==> flow/design.v <==
`timescale 1ns / 1ps
module add_sub #(parameter WIDTH = 15)(
input signed [WIDTH:0] a,b,
input sel, 
output signed [WIDTH:0] out
);
wire [WIDTH+1:0] sum;
assign sum = sel?a-b:a+b;
assign out = {sum[WIDTH+1],sum[WIDTH-1:0]};
endmodule
`timescale 1ns / 1ps
module mux #(parameter WIDTH = 15)(
input [WIDTH:0] a,b,
input sel,
output [WIDTH:0]out
);
assign out = sel?b:a;
endmodule
`timescale 1ns / 1ps
module shifter#(parameter WIDTH = 15)(
input signed [WIDTH:0] a,
output signed [WIDTH:0] b,
input m , 
input [3:0] i
);
assign b = m? (a)>>>i :((i!=0)?(a)>>>(i-1):a);
endmodule
`timescale 1ns / 1ps
module rom#(parameter WIDTH = 15)(
input clk,
input sel ,
input [3:0] i,
output [WIDTH:0] rom_out
    );
 reg [WIDTH:0] rom_mem [0:19] ;
 initial begin
 rom_mem[0] =  16'b0000010000000000;
 rom_mem[1] =  16'b0000001000000000;
 rom_mem[2] =  16'b0000000100000000;
 rom_mem[3] =  16'b0000000010000000;
 rom_mem[4] =  16'b0000000001000000;
 rom_mem[5] =  16'b0000000000100000;
 rom_mem[6] =  16'b0000000000010000;
 rom_mem[7] =  16'b0000000000001000;
 rom_mem[8] =  16'b0000000000000100;
 rom_mem[9] =  16'b0000000000000010;
 rom_mem[10] =  16'b0000001000110010;
 rom_mem[11] =  16'b0000000100000110;
 rom_mem[12] =  16'b0000000010000001;
 rom_mem[13] =  16'b0000000001000000;
 rom_mem[14] =  16'b0000000000100000;
 rom_mem[15] =  16'b0000000000010000;
 rom_mem[16] =  16'b0000000000001000;
 rom_mem[17] =  16'b0000000000000100;
 rom_mem[18] =  16'b0000000000000010;
 rom_mem[19] =  16'b0000000000000001;
 end   
 assign rom_out = sel?rom_mem[i+9]:rom_mem[i-1];
endmodule
`timescale 1ns / 1ps
module recon_controlpath(
input clk,reset,
output reg selmx,selmy,selmz,
output reg [3:0]  i
);
reg start;
always @ (posedge clk) begin
    if(reset) begin 
        i <= 0;
        selmx <= 0;
        selmy <= 0;
        selmz <= 0; 
        start <= 1;
    end
    else if(start) begin
        if(i!=0) begin
        selmx <= 1;
        selmy <= 1;
        selmz <= 1; 
        end
        if(i != 10) begin
         i <= i+1;
        end
        else if (i==10) begin
            start <= 0;
            i <= 0;
            selmx <= 0;
            selmy <= 0;
            selmz <= 0; 
        end
    end
end
endmodule
`timescale 1ns / 1ps
module recon_datapath#(parameter WIDTH = 15)(
input clk,
input m,div,
input [WIDTH:0] Xo,Yo,Zo ,
input selmx,selmy,selmz,
output reg [WIDTH:0] Xout,Yout, Zout,
input [WIDTH:0] z_rom,
input [3:0] i
);
wire [WIDTH:0] x_mux, y_mux , z_mux;
wire [WIDTH:0] x_asout, y_asout , z_asout; 
wire [WIDTH:0] x_fout;
mux m_x(Xo , Xout , selmx , x_mux);
mux m_y(Yo , Yout , selmy , y_mux);
mux m_z(Zo , Zout , selmz , z_mux);
reg [WIDTH:0] Xi , Yi , Zi;
wire di = div?(~y_mux[15]):z_mux[15];
always @ (posedge clk) begin 
if(i!=0) begin
    Xout <= x_fout;
    Yout <= y_asout;
    Zout <= z_asout;
end
end
wire [WIDTH:0] x_sft, y_sft; 
shifter shftx(x_mux ,x_sft ,m, i);
shifter shfty(y_mux ,y_sft,m, i);
add_sub X_as(x_mux , y_sft ,di, x_asout);
add_sub Y_as(y_mux , x_sft ,di, y_asout);
add_sub Z_as(z_mux , z_rom ,~(di), z_asout);
mux m_xout(x_mux, x_asout , m , x_fout);
endmodule
`timescale 1ns / 1ps
module recon#(parameter WIDTH = 15)(
input clk,reset,m,div,
input [WIDTH:0] Xo, Yo ,Zo,
output [WIDTH:0] Xout , Yout , Zout,
output [3:0] i
);
wire selmx,selmy,selmz;
wire [WIDTH:0] rom_out ;
recon_datapath dt(clk,m,div,Xo,Yo,Zo,selmx, selmy,selmz,Xout, Yout, Zout ,rom_out, i);
recon_controlpath ct(clk,reset,selmx,selmy,selmz,i);
rom rm(clk,m,i,rom_out);
endmodule
`timescale 1ns / 1ps
module latch#(parameter WIDTH=15)(
input [WIDTH:0] Xout,Yout,Zout,
input [3:0] i,
input clk,reset,
output reg [WIDTH:0] X_H,Y_H,Z_H,
input af_en);
always@(posedge clk) begin
    if(reset) begin
        X_H<=16'b0;
        Y_H<=16'b0;
        Z_H<=16'b0;
    end
    else if(i==10&af_en)begin
        X_H<=16'b0000010011010100;
        Y_H<=16'b0;
        Z_H<=Yout;
    end
end
endmodule
`timescale 1ns / 1ps
module ResetLogic#(parameter WIDTH=15 )(
input ext_reset,
input clk,
output reg reset1,reset2,reset3,complete
);
reg [5:0] counter;
always@(posedge clk)begin
    if(ext_reset) begin
        reset1<=1;
        reset2<=1;
        reset3 <=1;
        complete <= 0;
        counter<=0;
    end
    else if(counter==0)begin
        counter<=counter+1;
        reset1<=0;
    end
    else if(counter==11) begin
        reset2<=0;
        counter <= counter + 1;
    end
    else if (counter == 22) begin 
        reset3 <= 0;
        counter <= counter + 1;
    end
    else if(counter ==33) begin
        complete <= 1;
    end
    else if(counter <34) begin 
        counter <= counter + 1;
    end
end
endmodule
`timescale 1ns / 1ps
module Neuron#(parameter WIDTH=15)(
input [WIDTH:0] Xo,Yo,Zo,
input clk,reset,
output [WIDTH:0] Sin_H,Cos_H,Z, 
output reset3,complete,
output [WIDTH:0] Yout,
input af_en
);
wire reset1,reset2;
wire zz;
assign Z=Yout;
wire[WIDTH:0] Xout,Zout;
wire [3:0] i1,i2;
wire [WIDTH:0] X_H,Y_H,Z_H;
reg [3:0] i1_d;
ResetLogic RL(reset,clk,reset1,reset2,reset3,complete);
recon linear(clk,reset1,1'b0,1'b0,Xo, Yo ,Zo,Xout , Yout , Zout, i1);
always @(posedge clk) i1_d <= i1;
latch l1(Xout,Yout,Zout, i1_d,clk,reset1,X_H,Y_H,Z_H,af_en);
recon hyperbolic(clk,reset2,1'b1,1'b0,X_H,Y_H,Z_H,Cos_H,Sin_H,zz,i2);
endmodule
`timescale 1ns / 1ps
module recon_top_level#(parameter WIDTH = 15)( 
input [WIDTH:0] Xo, Zo , Yo,
input clk,
input ext_reset,
input [1:0] sel,
output [WIDTH:0] mac_out,
output [WIDTH:0] f,
input af_en,
output complete
);
wire [WIDTH:0] z, coshz, sinhz;
wire reset3;
Neuron #(WIDTH)inneuron(Xo,Yo,Zo,clk,ext_reset, sinhz,coshz,z,reset3,complete,mac_out,af_en);
wire sign_z=z[WIDTH];
wire [WIDTH:0]relu ;
assign relu=sign_z?0:z;
wire [WIDTH:0] ez, ez_1;
add_sub #(WIDTH) adder1(coshz, sinhz, sel[0], ez);
add_sub #(WIDTH) adder2(ez, 16'b0000010000000000, sel[0], ez_1);
wire [WIDTH:0] w2,w3;
wire [WIDTH:0] divisor , dividend;
mux  #(WIDTH)m1(ez, coshz, sel[0], w2);
mux #(WIDTH) m2(ez_1, sinhz, sel[0], w3);
wire [WIDTH:0] div_out;
assign divisor =  {w3[15], (w3[14:0]>>2) };
assign dividend = {w2[15], (w2[14:0]>>2) };
wire [WIDTH:0] X_divout,Y_divout;
recon #(WIDTH) r_div(
 clk,reset3,1'b0,1'b1,
divisor, dividend ,16'b0,
 X_divout , Y_divout , div_out
);
assign f=sel[1]?(sel[0]?mac_out:relu):div_out;  
endmodule
# Reports on recon_top_level
# Tool output for the design above, in the order of the flow.
# Lines are those of the file above, counted from 1.
# Library cell names are shortened.
inputs:
  top: "recon_top_level"
  clock_port: "clk"
  cell_library: "sky130hd"
  lib_corner: "tt_025C_1v80"

# Word level
# Yosys after proc, flatten, opt, wreduce and memory -nomap, before mapping. Memory bits, and registers merged into a memory's read port (data or address), are not among the register bits. Print and check cells are not counted. Equal cells are merged and count once.
# Yosys's memory passes give these memory sizes; they may raise the number of words (mostly to a power of two), join words into wider ones and drop unused or constant bits.
classes:
  n_logic: 4
  n_cmp: 1
  n_eq: 11
  shift: 4
  n_reduce_logical: 15
  mux: 71
  add_sub_neg: 24
op_table:
  columns: ["operator", "n"]
  rows:
  - ["16-bit two-way mux", 15]
  - ["16-bit by 16-bit adder with 17-bit output", 8]
  - ["16-bit by 16-bit subtractor with 17-bit output", 8]
  - ["17-bit two-way mux", 8]
  - ["16-bit by 32-bit >>> shifter with 16-bit output", 2]
  - ["1-bit two-way mux", 36]
  - ["16-bit by 4-bit >>> shifter with 16-bit output", 2]
  - ["6-bit two-way mux", 5]
  - ["4-bit two-way mux", 6]
  - ["16-bit by 12-bit adder with 17-bit output with constant B", 1]
  - ["4-bit equality test with constant B", 4]
  - ["4-bit != test with constant B", 4]
  - ["4-bit nonzero test", 4]
  - ["15-bit two-way mux", 1]
  - ["4-bit by 1-bit adder with 4-bit output with constant B", 3]
  - ["2-bit AND reduction", 5]
  - ["4-bit by 1-bit subtractor with 5-bit output with constant B", 2]
  - ["2-bit nonzero test", 3]
  - ["6-bit by 1-bit adder with 6-bit output with constant B", 1]
  - ["6-bit by 4-bit equality test with 1-bit output with constant B", 1]
  - ["6-bit by 5-bit equality test with 1-bit output with constant B", 1]
  - ["6-bit less-than comparator with constant B", 1]
  - ["6-bit equality test with constant B", 1]
  - ["6-bit logical NOT", 1]
  - ["4-bit by 4-bit adder with 5-bit output with constant B", 1]
  - ["4-bit AND reduction", 1]
  - ["1-bit inverter", 3]
  - ["3-bit AND reduction", 1]
  - ["1-bit bitwise AND", 1]
word_totals:
  romBits: 660
  in_bits: 53
  n_memories: 3
  elab_cells: 165
  register_bits: 199
mem_list:
  columns: ["name", "size", "width", "read_ports", "write_ports", "line_no", "text"]
  rows:
  - ["inneuron.hyperbolic.rm.rom_mem", 20, 11, 1, 0, 35, "reg [WIDTH:0] rom_mem [0:19] ;"]
  - ["inneuron.linear.rm.rom_mem", 20, 11, 1, 0, 35, null]
  - ["r_div.rm.rom_mem", 20, 11, 1, 0, 35, null]

# Depth
# Longest topological path by Yosys (ltp), each cell counted once; first at word level (registers and memories cut), then after technology mapping (sequential cells cut; the memories' decode and read muxes count).
depth:
  word_depth: 9
  ABC_AREA: 0
  ltp_mapped: 42

# Netlist
# The flow's flattened synthesis, as Yosys stat reports it; memories are mapped. The netlist is that of the ABC_AREA named above (0 if unset); the other value can give another one.
# The area totals of this step are shown rounded.
synth_totals:
  seq_area_um2: 5430
  ff_cells: 199
  yosys_area_um2: 20200
  cells: 2447
  buffers: 116
types:
  columns: ["cell_type", "n", "area_total_um2"]
  rows:
  - ["edfxtp_1", 144, 4.32E+03]
  - ["ha_1", 157, 1.96E+03]
  - ["xnor2_1", 133, 1.16E+03]
  - ["dfxtp_1", 55, 1.1E+03]
  - ["nand2_1", 293, 1.1E+03]
  - ["a21oi_1", 218, 1.09E+03]
  - ["mux2_2", 87, 979.69]
  - ["o21ai_0", 168, 840.806]
  - ["nor2_1", 223, 837.053]
  - ["mux2i_1", 62, 620.595]
  - ["mux4_2", 24, 540.518]
  - ["xor2_1", 61, 534.262]
  - ["inv_1", 135, 506.736]
  - ["clkbuf_1", 89, 334.07]
  - ["and2_1", 47, 294.032]
  - ["o21a_1", 34, 255.245]
  - ["nand3_1", 50, 250.24]
  - ["nor3_1", 42, 210.202]
# Other cell types: 81; their cells: 425.
# The figures by module come from a second, unflattened synthesis with its own total; it is not the netlist above.
unflattened:
  hier_cells: 4310
  area_unflattened_um2: 37500
# Each row is one instance without its submodules.
modules:
  columns: ["module", "cells", "seq_area_um2", "mod_area_um2", "instances"]
  rows:
  - ["shifter", 262, 0.0, 2080, 6]
  - ["add_sub", 156, 0.0, 1100, 9]
  - ["recon_datapath", 52, 1440, 1470, 3]
  - ["mux", 18, 0.0, 249, 12]
  - ["add_sub (WIDTH=15)", 151, 0.0, 1080, 2]
  - ["rom", 87, 0.0, 594, 3]
  - ["recon_controlpath", 37, 160, 360, 3]
  - ["latch", 104, 340, 1020, 1]
  - ["ResetLogic", 54, 200, 518, 1]
  - ["mux (WIDTH=15)", 18, 0.0, 249, 2]
  - ["recon_top_level", 72, 0.0, 397, 1]
  - ["Neuron (WIDTH=15)", 22, 80.1, 208, 1]
  - ["recon (WIDTH=15)", 0, 0.0, 0.0, 1]
  - ["recon", 0, 0.0, 0.0, 2]

# Worst setup path after synthesis
# Source: OpenSTA report_checks on the synthesized netlist (no wires, ideal clock, input and output delay 20% of the period each), path of least setup slack; recovery checks are left aside. Register names are those of the netlist, which keeps one name where synthesis merged equal registers.
synth_path:
  path_kind: "input -> register"
  start: "in sel[0]"
  end: "reg r_div.dt.Yout[15]"
  stages: 40
  input_delay_ns: 1.700
  t_required_ns: 8.240
  period_ns: 8.5
  setup_slack_ns: -0.977
  setup_time_ns: 0.260
  path_delay_ns: 7.776
  arrival_ns: 9.216
  launch_ns: 1.700
  period_less_setup_slack_ns: 9.477
# "path_delay_ns" = arrival - input delay + setup time.
# "stages" counts driving pins, that of a launching flip-flop among them; a cell with two outputs on the path counts twice.
# "period_less_setup_slack_ns" is the clock period less the worst setup slack; recovery checks do not enter. This is arithmetic on one report: input and output delays are still those of the set period (20% each).
# Between the ends stands the longest chain of elaborated cells between them, by number of cells; it is not shown to be the way that was timed. Of several equally long chains one is given.
# Each line given opens the expression or statement behind the cell; cells for indexed reads and writes are added by Yosys, which also makes memories of some case tables.
synth_between:
  cell_sequence: "clkbuf_1 clkbuf_1 buf_1 nor2_1 xnor2_1 ha_1 a21oi_1 nor3_1 a41oi_1 a32oi_1 xnor2_1 inv_1 ha_1 xnor2_1 nand2_1 or4_1 o211a_1 nand2_1 [4 not listed] ha_1 nor2_1 a21oi_1 fa_1 a21o_1 a21oi_1 o21bai_1 a21oi_1 nor2b_1 o21a_1 o31a_1 o211a_1 o21a_1 o21a_1 nor2_1 nor2_1 a21oi_1 o21ai_1"
  elab_chain_cells: 8
  cone_cells: 11
  cone_lines: 3
synth_lines:
  columns: ["item", "line_no", "text"]
  rows:
  - ["start, declared", 222, "input [1:0] sel,"]
  - ["17-bit two-way mux", 8, "assign sum = sel?a-b:a+b;"]
  - ["16-bit by 12-bit adder with 17-bit output", 8, null]
  - ["16-bit two-way mux (2 in a row)", 17, "assign out = sel?b:a;"]
  - ["16-bit by 32-bit >>> shifter with 16-bit output", 26, "assign b = m? (a)>>>i :((i!=0)?(a)>>>(i-1):a);"]
  - ["16-bit two-way mux", 26, null]
  - ["16-bit by 16-bit subtractor with 17-bit output", 8, null]
  - ["17-bit two-way mux", 8, null]
  - ["end, assigned", 115, "Yout <= y_asout;"]
  - ["end, declared", 100, "output reg [WIDTH:0] Xout,Yout, Zout,"]
# Nets of the timed path that keep an RTL name, with a line that drives or declares them; the list need not be complete.
synth_nets:
  columns: ["net", "line_no"]
  rows:
  - ["r_div.dt.X_as.a[10]", 17]

# Worst path after layout
# Path of least setup slack in the final report of run 2 (OpenROAD, finished layout, wires in). Where an end is a register, its clock arrival counts in the times.
layout_path:
  path_kind: "register -> register"
  start: "reg inneuron.hyperbolic.dt.Yout[0]"
  end: "reg r_div.dt.Yout[15]"
  t_required_ns: 5.21
  stages: 37
  arrival_ns: 8.40
  period_ns: 4.97
  setup_time_ns: 0.24
  launch_ns: 0.48
  setup_slack_ns: -3.19
# Between the ends stands the longest chain of elaborated cells between them, by number of cells; it is not shown to be the way that was timed. Of several equally long chains one is given.
layout_between:
  cell_sequence: "edfxtp_1 buf_4 or4_4 nor4_4 a21oi_1 xnor2_1 ha_4 a21oi_4 nand2_1 xnor2_2 mux2i_2 buf_4 buf_4 o21ai_1 a32oi_1 nand2_1 a22oi_1 a21oi_1 a21oi_4 ha_4 nor2_2 xnor2_1 ha_1 a21o_1 a21oi_2 o21bai_1 a21oi_2 nor2b_1 o21a_1 o31a_1 o211a_1 o21a_1 o21a_1 nor2_4 nor2_2 a21oi_1 o21ai_1"
  elab_chain_cells: 9
  cone_cells: 13
  cone_lines: 3
layout_lines:
  columns: ["item", "line_no", "text"]
  rows:
  - ["start, declared", 100, "output reg [WIDTH:0] Xout,Yout, Zout,"]
  - ["start, assigned", 115, "Yout <= y_asout;"]
  - ["16-bit by 16-bit adder with 17-bit output", 8, "assign sum = sel?a-b:a+b;"]
  - ["17-bit two-way mux", 8, null]
  - ["16-bit by 12-bit adder with 17-bit output", 8, null]
  - ["16-bit two-way mux (2 in a row)", 17, "assign out = sel?b:a;"]
  - ["16-bit by 32-bit >>> shifter with 16-bit output", 26, "assign b = m? (a)>>>i :((i!=0)?(a)>>>(i-1):a);"]
  - ["16-bit two-way mux", 26, null]
  - ["16-bit by 16-bit subtractor with 17-bit output", 8, null]
  - ["17-bit two-way mux", 8, null]
  - ["end, assigned", 115, null]
  - ["end, declared", 100, null]
# Nets of the timed path that keep an RTL name, with a line that drives or declares them; the list need not be complete.
layout_nets:
  columns: ["net", "line_no"]
  rows:
  - ["r_div.dt.X_as.a[8]", 17]

# recon_top_level through Yosys and OpenROAD on sky130hd: 4 stored runs, unordered, with their settings and measured results. The constraints put input and output delay at 20% of the set period each and load the outputs with 0.01 pF.
# "achieved_period_ns": clock period set for the run, less the worst setup slack. It is reckoned from that one timing run; input and output delays stay at 20% of the period that was set.
# "worstPathTime_ns" is the time allowed to the run's worst setup path (the clock period less input and output delay, where it has them) less its slack. Clock arrival times count: a late capture clock shortens it, a late launch clock lengthens it.
# By "total_power_uw" is meant OpenSTA's value without simulated activity: inputs other than the clock are taken to toggle once in ten clock periods, and the tool carries that through the logic.
# The measured numbers are rounded.
runs:
  - name: "run 1"
    settings:
      ABC_AREA: 0
      CELL_PAD_IN_SITES_DETAIL_PLACEMENT: 2
      CORE_ASPECT_RATIO: 1.14
      CORE_MARGIN: 6
      CORE_UTILIZATION: 71
      CTS_CLUSTER_DIAMETER: 291
      GPL_ROUTABILITY_DRIVEN: 0
      HOLD_SLACK_MARGIN: 0.11
      MIN_ROUTING_LAYER: "met2"
      SETUP_SLACK_MARGIN: 1.63
      SLEW_MARGIN: 40
      TNS_END_PERCENT: 45
      period_ns: 12.9
      CAP_MARGIN: 20
    outcome: "no final report: placement broke off with DPL-0033"
  - name: "run 2"
    settings:
      CAP_MARGIN: 0
      CORE_ASPECT_RATIO: 1.72
      CORE_UTILIZATION: 60
      GPL_ROUTABILITY_DRIVEN: 0
      GPL_TIMING_DRIVEN: 0
      MAX_ROUTING_LAYER: "met5"
      PLACE_DENSITY_LB_ADDON: 0.25
      SETUP_SLACK_MARGIN: -0.34
      SLEW_MARGIN: 35
      period_ns: 4.97
      CORE_MARGIN: 2
    results:
      final_setup_tns_ns: -61.5
      total_power_uw: 7640
      achieved_period_ns: 8.162
      yosys_chip_area_um2: 20200
      stdcell_area_um2: 25700
      setup_ws_ns: -3.19
      hold_ws_ns: 0.374
      layout_utilization_pct: 76.9
      die_footprint_um2: 35300
      worstPathTime_ns: 8.16
      timing.worst_path_kind: "register -> register"
  - name: "run 3"
    settings:
      CAP_MARGIN: 0
      CELL_PAD_IN_SITES_DETAIL_PLACEMENT: 0
      CELL_PAD_IN_SITES_GLOBAL_PLACEMENT: 0
      CORE_MARGIN: 4
      CORE_UTILIZATION: 44
      GPL_ROUTABILITY_DRIVEN: 0
      GPL_TIMING_DRIVEN: 1
      HOLD_SLACK_MARGIN: 0.12
      period_ns: 10.7
      SLEW_MARGIN: 20
    results:
      final_setup_tns_ns: 0.000
      total_power_uw: 2900
      achieved_period_ns: 9.964
      yosys_chip_area_um2: 20200
      stdcell_area_um2: 22200
      setup_ws_ns: 0.736
      hold_ws_ns: 0.457
      layout_utilization_pct: 48.9
      die_footprint_um2: 49500
      worstPathTime_ns: 7.82
      timing.worst_path_kind: "input -> register"
  - name: "run 4"
    settings:
      ABC_AREA: 0
      CELL_PAD_IN_SITES_DETAIL_PLACEMENT: 1
      CELL_PAD_IN_SITES_GLOBAL_PLACEMENT: 2
      CORE_UTILIZATION: 40
      CTS_CLUSTER_DIAMETER: 57
      CTS_CLUSTER_SIZE: 83
      GPL_ROUTABILITY_DRIVEN: 0
      GPL_TIMING_DRIVEN: 1
      MAX_ROUTING_LAYER: "met4"
      TNS_END_PERCENT: 15
      period_ns: 8.31
      CAP_MARGIN: 20
      CORE_MARGIN: 2
      SLEW_MARGIN: 20
    results:
      final_setup_tns_ns: 0.000
      total_power_uw: 3900
      achieved_period_ns: 7.964
      yosys_chip_area_um2: 20200
      stdcell_area_um2: 23500
      setup_ws_ns: 0.346
      hold_ws_ns: 0.464
      layout_utilization_pct: 46.9
      die_footprint_um2: 52400
      worstPathTime_ns: 6.30
      timing.worst_path_kind: "input -> register"
